==> flow/design.v <==
`timescale 1ns / 1ps
module signed_mult(a , b , out);
    output [31:0] out;
    input signed [31:0] a;
    input signed [31:0] b;
    wire signed [63:0] mult_out;
    assign mult_out = a*b;
    assign out  = {mult_out[63] , mult_out[55:25]};
endmodule
`timescale 1ns / 1ps
module Lorenz(clk , rst , en , seed_x , seed_y , seed_z , x , y , z);
    wire signed [31:0] sigma = {7'b0001010 , 25'b0};  
    wire signed [31:0] beta = {7'b0000010 , 25'b1010101010101010101010101};  
    wire signed [31:0] rho = {7'b0011100 , 25'b0};  
    wire signed [31:0] scale = {7'b0000001 , 20'b10000000001010101010};
    wire signed [31:0] dt = {7'b0 , 20'b00000001000000000000};
    parameter signed [31:0] xo = {7'b1000001 , 25'b0};  
    parameter signed [31:0] yo = {7'b0 , 25'b0001100110011001100110011};  
    parameter signed [31:0] zo = {7'b0011001 , 25'b0};  
    input wire clk;
    input wire rst;
    input wire en;
    input wire signed [31:0] seed_x;
    input wire signed [31:0] seed_y;
    input wire signed [31:0] seed_z;
    output reg signed [31:0] x;
    output reg signed [31:0] y;
    output reg signed [31:0] z;
    reg signed [26:0] dx;
    reg signed [26:0] dy;
    reg signed [26:0] dz;
    wire signed [31:0] m1 , m2 , m3 , m4 , m5 , m6 , m7 , m8 , m9;
    signed_mult sm1 (.a(m1) , .b(sigma) , .out(m2));
    signed_mult sm2 (.a(m3) , .b(m4) , .out(m5));
    signed_mult sm3 (.a(m3) , .b(y) , .out(m6));
    signed_mult sm4 (.a(m7) , .b(beta) , .out(m8));
    assign m1 = (y - x) >>> 8;
    assign m3 = x >>> 8;
    assign m4 = rho - z;
    assign m7 = z >>> 8;
    assign m9 = (y >>> 8);
    always@(posedge clk)
    begin
        if (rst)
        begin
            x <= seed_x;
            y <= seed_y;
            z <= seed_z;
        end
        else if (en)
        begin
            x <= x + m2;
            y <= y + m5 - m9;
            z <= z + m6 - m8;
        end
    end
endmodule
`timescale 1ns / 1ps
module Slowclock(
    input clk,
    input rst,
    output slowclock,
    output slowclock_rise
    );
    reg [25:0] counter;
    reg clockout;
    always@(posedge clk)
    begin
        if (rst)
        begin
            counter <= 0;
            clockout <= 0;
        end
        else if( counter == 1)
        begin
            clockout <= !clockout;        
            counter <= 0;
        end
        else
            counter <= counter + 1;
    end
    assign slowclock = clockout;
    assign slowclock_rise = (counter == 1) && !clockout;
endmodule
`timescale 1ns / 1ps
module UART_Tx1
    #(parameter CLKS_PER_BIT = 435)
    (
        input clk,
        input rst,
        input Tx_s,
        input [7:0] Tx_Data,
        output Tx_Active,
        output reg Tx_serial_out,
        output Tx_Done
    );
    localparam TX_IDLE = 3'b000;
    localparam TX_START_BIT = 3'b001;
    localparam TX_DATA_SEND = 3'b010;
    localparam TX_STOP = 3'b011;
    localparam TX_CLEAN = 3'b100;
    reg [2:0] MAIN_STATE;
    reg [9:0] clk_count;
    reg [2:0] Bit_Index;
    reg [7:0] Send_Data;
    reg       Done;
    reg       Active;
    always@(posedge clk)
    begin
        if (rst)
        begin
            MAIN_STATE <= TX_IDLE;
            clk_count <= 0;
            Bit_Index <= 0;
            Send_Data <= 0;
            Done <= 1'b0;
            Active <= 1'b0;
            Tx_serial_out <= 1'b1;
        end
        else
        case(MAIN_STATE)
            TX_IDLE:
                begin
                    Tx_serial_out <= 1'b1;
                    Done <= 1'b0;
                    clk_count <= 1'b0;
                    Bit_Index <= 1'b0;
                    if(Tx_s == 1'b1)
                        begin
                            Active <= 1'b1;
                            Send_Data <= Tx_Data;
                            MAIN_STATE <= TX_START_BIT;
                        end
                     else
                        MAIN_STATE <= TX_IDLE;
                end
            TX_START_BIT:
                begin
                    Tx_serial_out <= 1'b0;
                    if(clk_count < CLKS_PER_BIT - 1)
                        begin
                            clk_count <= clk_count + 1;
                            MAIN_STATE <= TX_START_BIT;
                        end
                    else
                        begin    
                            clk_count <= 1'b0;
                            MAIN_STATE <= TX_DATA_SEND;
                        end
                end       
            TX_DATA_SEND:
                begin
                    Tx_serial_out <= Send_Data[Bit_Index];
                    if(clk_count < CLKS_PER_BIT - 1)
                        begin
                            clk_count <= clk_count + 1;
                            MAIN_STATE <= TX_DATA_SEND;
                        end
                    else
                        begin
                            clk_count <= 1'b0;
                            if(Bit_Index < 7)
                                begin
                                    Bit_Index <= Bit_Index + 1;
                                    MAIN_STATE <= TX_DATA_SEND;
                                end
                            else
                                begin
                                    Bit_Index <= 1'b0;
                                    MAIN_STATE <= TX_STOP;
                                end
                        end
                end
            TX_STOP:
                begin
                    Tx_serial_out <= 1'b1;
                    if(clk_count < CLKS_PER_BIT - 1)
                        begin
                            clk_count <= clk_count + 1;
                            MAIN_STATE <= TX_STOP;
                        end
                    else
                        begin
                            Done <= 1'b1;
                            clk_count <= 1'b0;
                            MAIN_STATE <= TX_CLEAN;
                            Active <= 1'b0;
                        end    
                end
            TX_CLEAN:
                begin
                    Done <= 1'b1;
                    MAIN_STATE <= TX_IDLE;
                end
            default:
                MAIN_STATE <= TX_IDLE;    
        endcase
    end
    assign Tx_Active = Active;
    assign Tx_Done = Done;
endmodule
`timescale 1ns / 1ps
module delta_sigma_dac(clk, rst, PWM_in, PWM_out);
input wire clk;
input wire rst;
input wire [15:0] PWM_in;
output reg PWM_out;
reg [16:0] PWM_accumulator;
wire [16:0] PWM_sum = PWM_accumulator + PWM_in;
always @(posedge clk) 
begin
     if (rst)
     begin
          PWM_accumulator <= 0;
          PWM_out <= 0;
     end
     else
     begin
          PWM_out <= PWM_sum[16];
          PWM_accumulator <= {1'b0, PWM_sum[15:0]};
     end
end 
endmodule
`timescale 1ns / 1ps
module Lorenz3D(
    clk,
    rst,
    seed_x,
    seed_y,
    seed_z,
    pinX,
    pinY,
    pinZ,
	serial_data,
    x,
    y,
    z
    );
	input wire clk;
    input wire rst;
    input wire [31:0] seed_x;
    input wire [31:0] seed_y;
    input wire [31:0] seed_z;
    output wire pinX;
    output wire pinY;
    output wire pinZ;
    output wire serial_data;
    output wire [31:0] x;
    output wire [31:0] y;
    output wire [31:0] z;
    reg [2:0] i;
    wire [7:0] inputdata;
    wire       done_bit;
    reg        start;
    wire       active;
    wire       out_serial;
    reg        triger;
    reg [3:0] count;
	wire signed [31:0] xm , ym , zm;
	wire signed [31:0] scale = {7'b0001001 , 25'b0000001111010111000010100};
	reg [31:0] key; 
	reg [2:0]  i_n;
	reg        start_n;
	reg        triger_n;
	reg [31:0] key_n;
	wire slowclock;
	wire slowclock_rise;
	Slowclock clock ( .clk(clk), .rst(rst), .slowclock(slowclock), .slowclock_rise(slowclock_rise));
    Lorenz  L1(
     .clk(clk),
     .rst(rst),
     .en(slowclock_rise),
     .seed_x(seed_x),
     .seed_y(seed_y),
     .seed_z(seed_z),
     .x(x),
     .y(y),
     .z(z)
    );
	UART_Tx1  #(435) U1 ( .clk(clk), .rst(rst), .Tx_s(start), .Tx_Data(inputdata), .Tx_Active(active),  .Tx_serial_out(out_serial), .Tx_Done(done_bit));
	always@(posedge clk)
    begin
        i_n = i;
        start_n = start;
        triger_n = triger;
        key_n = key;
        if(done_bit == 1'b1)
        begin
            i_n = i_n + 1;
        end
        if( i_n == 3'b000 && triger_n == 1'b1)
        begin
            key_n = x;            
            start_n = 1;
            triger_n = 0;
        end
        if(i_n == 3'b100)
        begin
            i_n = 0;
            triger_n = 1;
        end
        if (rst)
        begin
            i <= 0;
            start <= 0;
            triger <= 1;
        end
        else
        begin
            i <= i_n;
            start <= start_n;
            triger <= triger_n;
            key <= key_n;
        end
    end
	delta_sigma_dac d1 (.clk(clk), .rst(rst), .PWM_in(x[31:9]), .PWM_out(pinX));
    delta_sigma_dac d2 (.clk(clk), .rst(rst), .PWM_in(y[31:9]), .PWM_out(pinY));
	delta_sigma_dac d3 (.clk(clk), .rst(rst), .PWM_in(z[31:9]), .PWM_out(pinZ));
	signed_mult sm1 (.a(x) , .b(scale) , .out(xm));
	signed_mult sm2 (.a(y) , .b(scale) , .out(ym));
	signed_mult sm3 (.a(z) , .b(scale) , .out(zm));
	assign serial_data = out_serial;
    assign inputdata = key[((i + 1) * 8 - 1) -: 8];
endmodule
# Reports on Lorenz3D
# Tool output for the design above, in the order of the flow.
# Line numbers count from 1 in the design file above.
# Cell names lack the library's common part.
# A cell with - has no value.
[setup]
design = "Lorenz3D"
clock_port = "clk"
lib = "sky130hd"
corner = "tt_025C_1v80"

# Word level
# Yosys after proc, flatten, opt, wreduce and memory -nomap, before mapping. Memory bits, and registers merged into a memory's read port (data or address), are not among the register bits. Print and check cells are not counted.
[word_totals]
register_bits = 240
inputBits = 98
out_inout_bits = 100
word_cells = 97
[op_classes]
n_addsub = 17
multipliers = 4
n_cmp = 2
eq_ne = 8
shift = 2
n_mux = 21
n_logic = 1
n_reduce_logical = 18
[op_table]
columns = ["operator", "n"]
rows = [
  ["multiplier 24 x 32 -> 56 bit", 2],
  ["multiplier 24 x 28 -> 52 bit with constant B", 1],
  ["2-to-1 mux 32 bit", 6],
  ["multiplier 24 x 4 -> 28 bit with constant B", 1],
  ["adder 32 x 31 -> 32 bit", 2],
  ["subtractor 32 bit", 2],
  ["adder 17 x 16 -> 17 bit", 3],
  ["subtractor 31 x 32 -> 32 bit with constant A", 1],
  ["indexed select 32 x 10 -> 8 bit", 1],
  ["subtractor 32 x 24 -> 32 bit", 1],
  ["adder 32 x 29 -> 32 bit", 1],
  ["adder 26 x 1 -> 26 bit with constant B", 1],
  ["equality test 26 x 1 -> 1 bit with constant B", 1],
  ["case mux 10 bit (select 2 bit)", 1],
  ["2-to-1 mux 3 bit", 5],
  ["case mux 3 bit (select 4 bit)", 1],
  ["adder 10 x 1 -> 10 bit with constant B", 1],
  ["< comparator 10 x 9 -> 1 bit with constant B", 1],
  ["subtractor 9 x 5 -> 10 bit with constant B", 1],
  ["2-to-1 mux 10 bit", 1],
  ["adder 8 x 2 -> 9 bit with constant B", 1],
  ["AND reduction 2 bit", 4],
  ["subtractor 7 x 1 -> 8 bit with constant B", 1],
  ["indexed select 8 x 3 -> 1 bit", 1],
  ["OR reduction 2 bit", 3],
  ["equality test 3 x 2 -> 1 bit with constant B", 2],
  ["equality test 3 bit with constant B", 2],
  ["logical NOT 3 bit", 2],
]
# Other operator kinds: 16; their cells: 23.

# Logic depth
# Depth = most cells in a row (Yosys ltp): at word level without a register or memory, in the mapped netlist without a sequential cell, where the memories' decode and read muxes count.
[logic_depth]
word_depth = 6
ABC_AREA = 0
ltp_mapped = 52
depth_no_buf = 50

# Netlist
# The flow's flattened synthesis, as Yosys stat reports it; memories are mapped. The netlist is that of the ABC_AREA named above (0 if unset); the other value can give another one.
# The area totals of this step are shown rounded.
[synth_totals]
cell_count = 8349
yosys_area_um2 = 77200
seqArea_um2 = 6070
ff_cells = 239
buf_cells = 321
[types]
columns = ["type", "n", "area_total_um2"]
rows = [
  ["fa_1", 1775, 3.55E+04],
  ["ha_1", 720, 9008.64],
  ["inv_1", 1922, 7.21E+03],
  ["nand2_1", 1026, 3.85E+03],
  ["edfxtp_1", 128, 3.84E+03],
  ["and2_1", 445, 2783.92],
  ["dfxtp_1", 111, 2.22E+03],
  ["nor2_1", 466, 1.75E+03],
  ["xnor2_1", 193, 1.69E+03],
  ["clkbuf_1", 310, 1.16E+03],
  ["xor2_1", 119, 1042.25],
  ["o21ai_0", 197, 985.946],
  ["a21oi_1", 190, 950.912],
  ["a21o_1", 113, 848.314],
  ["nand3_1", 61, 305.293],
  ["nor3_1", 61, 305.293],
  ["nand2b_1", 44, 275.264],
  ["o21a_1", 35, 262.752],
]
# Not listed: further types 59, cells in them 433.
# The figures by module come from a second, unflattened synthesis with its own total; it is not the netlist above.
[hier_totals]
hier_cells = 17420
area_unflattened_um2 = 161000
# Each row is one instance without its submodules.
[modules]
columns = ["mod", "n_inst", "cells", "area_um2", "mod_seq_area_um2"]
rows = [
  ["signed_mult", 4, 3772, 35200, 0.0],
  ["Lorenz", 1, 1532, 12500, 2880],
  ["delta_sigma_dac", 3, 132, 1200, 340],
  ["Lorenz3D", 1, 107, 1550, 1060],
  ["UART_Tx1 #(CLKS_PER_BIT=435)", 1, 150, 1300, 581],
  ["Slowclock", 1, 147, 1250, 541],
]

# Path before layout
# OpenSTA on the mapped netlist: ideal clock, no wires. The path of least setup slack (recovery checks aside). Input and output delay are each 20% of the period. Register names are those of the netlist, which keeps one name where synthesis merged equal registers.
[synth_path]
path_kind = "reg-to-reg"
startpoint = "reg L1.z[0]"
endpoint = "reg L1.y[30]"
period_ns = 20.0
setup_time_ns = 0.268
t_first_pin_ns = 0.000
arrival_ns = 11.971
required_time_ns = 19.732
setup_slack_ns = 7.761
path_delay_ns = 12.239
driving_pins = 52
path_buffers = 2
synth_period_reached_ns = 12.239
# "path_delay_ns" is the arrival time less input delay plus setup time.
# "driving_pins" counts driving pins, that of a launching flip-flop among them; a cell with two outputs on the path counts twice.
# "synth_period_reached_ns" is the clock period less the worst setup slack; recovery checks do not enter. This is arithmetic on one report: input and output delays are still those of the set period (20% each).
# Between the ends stands the longest chain of elaborated cells between them, by number of cells; it is not shown to be the way that was timed. Of several equally long chains one is given.
# A line is the first line of the expression or statement that the cell stems from. Yosys adds cells for indexed reads and writes and turns some case tables into memories.
[synth_between]
path_cell_list = "edfxtp_1 -> inv_2 -> buf_1 -> ha_1 -> and3_1 -> nand2_1 -> nor3_1 -> nand2_1 -> or4_1 -> or4_1 -> nand2_1 -> xnor2_1 -> clkbuf_1 -> and2_1 -> fa_1 -> fa_1 -> inv_1 -> fa_1 -> (+16 left out) -> nor2b_1 -> o21a_1 -> nor2_1 -> fa_1 -> ha_1 -> a21o_1 -> a21o_1 -> a21o_1 -> a21o_1 -> a21oi_1 -> nor2b_1 -> o21ai_0 -> nand2b_1 -> a2111oi_0 -> nor3_1 -> a41oi_1 -> xor2_1 -> o21ai_0"
elab_chain_cells = 6
cells_between = 6
cone_lines = 5
classes_between = "add/sub (3); mul (1); mux (2)"
[synth_lines]
columns = ["item", "line_no", "rtl"]
rows = [
  ["start, declared", 28, "output reg signed [31:0] z;"],
  ["start, assigned", 48, "z <= seed_z;"],
  ["start, assigned", 54, "z <= z + m6 - m8;"],
  ["subtractor 31 x 32 -> 32 bit", 39, "assign m4 = rho - z;"],
  ["multiplier 24 x 32 -> 56 bit", 7, "assign mult_out = a*b;"],
  ["adder 32 x 31 -> 32 bit", 53, "y <= y + m5 - m9;"],
  ["subtractor 32 x 24 -> 32 bit", 53, ""],
  ["2-to-1 mux 32 bit", 50, "else if (en)"],
  ["2-to-1 mux 32 bit", 44, "if (rst)"],
  ["end, assigned", 47, "y <= seed_y;"],
  ["end, assigned", 53, ""],
  ["end, declared", 27, "output reg signed [31:0] y;"],
]

# Timing after layout
# From the final timing report of job 1: the path of least setup slack in the routed layout; clock arrival at registers is part of the times.
[layout_path]
path_kind = "reg-to-reg"
startpoint = "reg L1.z[0]"
endpoint = "reg L1.y[30]"
period_ns = 20.0
setup_time_ns = 0.27
t_first_pin_ns = 0.63
arrival_ns = 14.22
required_time_ns = 20.37
setup_slack_ns = 6.14
driving_pins = 52
path_buffers = 2
# Between the ends stands the longest chain of elaborated cells between them, by number of cells; it is not shown to be the way that was timed. Of several equally long chains one is given.
[layout_between]
path_cell_list = "edfxtp_1 -> inv_2 -> ha_1 -> and3_1 -> nand2_1 -> nor3_1 -> buf_4 -> nand2_1 -> or4_1 -> or4_1 -> nand2_1 -> xnor2_2 -> buf_4 -> and2_1 -> fa_1 -> fa_1 -> inv_1 -> fa_1 -> (+16 left out) -> nor2b_1 -> o21a_1 -> nor2_1 -> fa_1 -> ha_1 -> a21o_1 -> a21o_1 -> a21o_1 -> a21o_1 -> a21oi_1 -> nor2b_1 -> o21ai_0 -> nand2b_1 -> a2111oi_0 -> nor3_1 -> a41oi_1 -> xor2_1 -> o21ai_0"
elab_chain_cells = 6
cells_between = 6
cone_lines = 5
classes_between = "add/sub (3); mul (1); mux (2)"
[layout_lines]
columns = ["item", "line_no", "rtl"]
rows = [
  ["start, declared", 28, "output reg signed [31:0] z;"],
  ["start, assigned", 48, "z <= seed_z;"],
  ["start, assigned", 54, "z <= z + m6 - m8;"],
  ["subtractor 31 x 32 -> 32 bit", 39, "assign m4 = rho - z;"],
  ["multiplier 24 x 32 -> 56 bit", 7, "assign mult_out = a*b;"],
  ["adder 32 x 31 -> 32 bit", 53, "y <= y + m5 - m9;"],
  ["subtractor 32 x 24 -> 32 bit", 53, ""],
  ["2-to-1 mux 32 bit", 50, "else if (en)"],
  ["2-to-1 mux 32 bit", 44, "if (rst)"],
  ["end, assigned", 47, "y <= seed_y;"],
  ["end, assigned", 53, ""],
  ["end, declared", 27, "output reg signed [31:0] y;"],
]

# Measured data: module Lorenz3D, platform sky130hd, 3 stored runs of the flow under differing settings, order arbitrary. Input and output delays are each 20% of the period that was set; the output load is 0.01 pF.
# "timing.achieved_period_ns" is the run's clock period less its worst setup slack. It is reckoned from that one timing run; input and output delays stay at 20% of the period that was set.
# By "worstPathTime_ns" is meant the share of the clock period that the worst setup path is allowed (20% is reserved at inputs, 20% at outputs), minus its slack. Clock arrival times at its registers enter into it.
# Measured values are rounded.

[[run]]
name = "job 1"
[run.settings]
CORE_UTILIZATION = 40
period_ns = 20.0
CAP_MARGIN = 20
CORE_MARGIN = 2
SLEW_MARGIN = 20
[run.results]
synth_chip_area_um2 = 77200
final_die_area_um2 = 197000
post_route_stdcell_area_um2 = 83400
layout_utilization_frac = 0.434
final_setup_ws_ns = 6.14
setup_tns_ns = 0.000
timing.hold.ws_ns = 0.462
timing.achieved_period_ns = 13.855
worstPathTime_ns = 13.86
worst_setup_path_type = "reg-to-reg"

[[run]]
name = "job 2"
[run.settings]
CAP_MARGIN = 15
CELL_PAD_IN_SITES_DETAIL_PLACEMENT = 1
CORE_MARGIN = 4
CORE_UTILIZATION = 35
CTS_CLUSTER_DIAMETER = 318
CTS_CLUSTER_SIZE = 51
GPL_TIMING_DRIVEN = 0
MIN_ROUTING_LAYER = "met1"
PLACE_DENSITY = 0.9
TNS_END_PERCENT = 65
period_ns = 8.62
SLEW_MARGIN = 20
[run.results]
outcome = "did not finish, routing stopped with GRT-0116"

[[run]]
name = "job 3"
[run.settings]
CORE_UTILIZATION = 40
period_ns = 14.1
CAP_MARGIN = 20
CORE_MARGIN = 2
SLEW_MARGIN = 20
[run.results]
synth_chip_area_um2 = 77200
final_die_area_um2 = 197000
post_route_stdcell_area_um2 = 83700
layout_utilization_frac = 0.436
final_setup_ws_ns = 0.717
setup_tns_ns = 0.000
timing.hold.ws_ns = 0.462
timing.achieved_period_ns = 13.383
worstPathTime_ns = 13.38
worst_setup_path_type = "reg-to-reg"
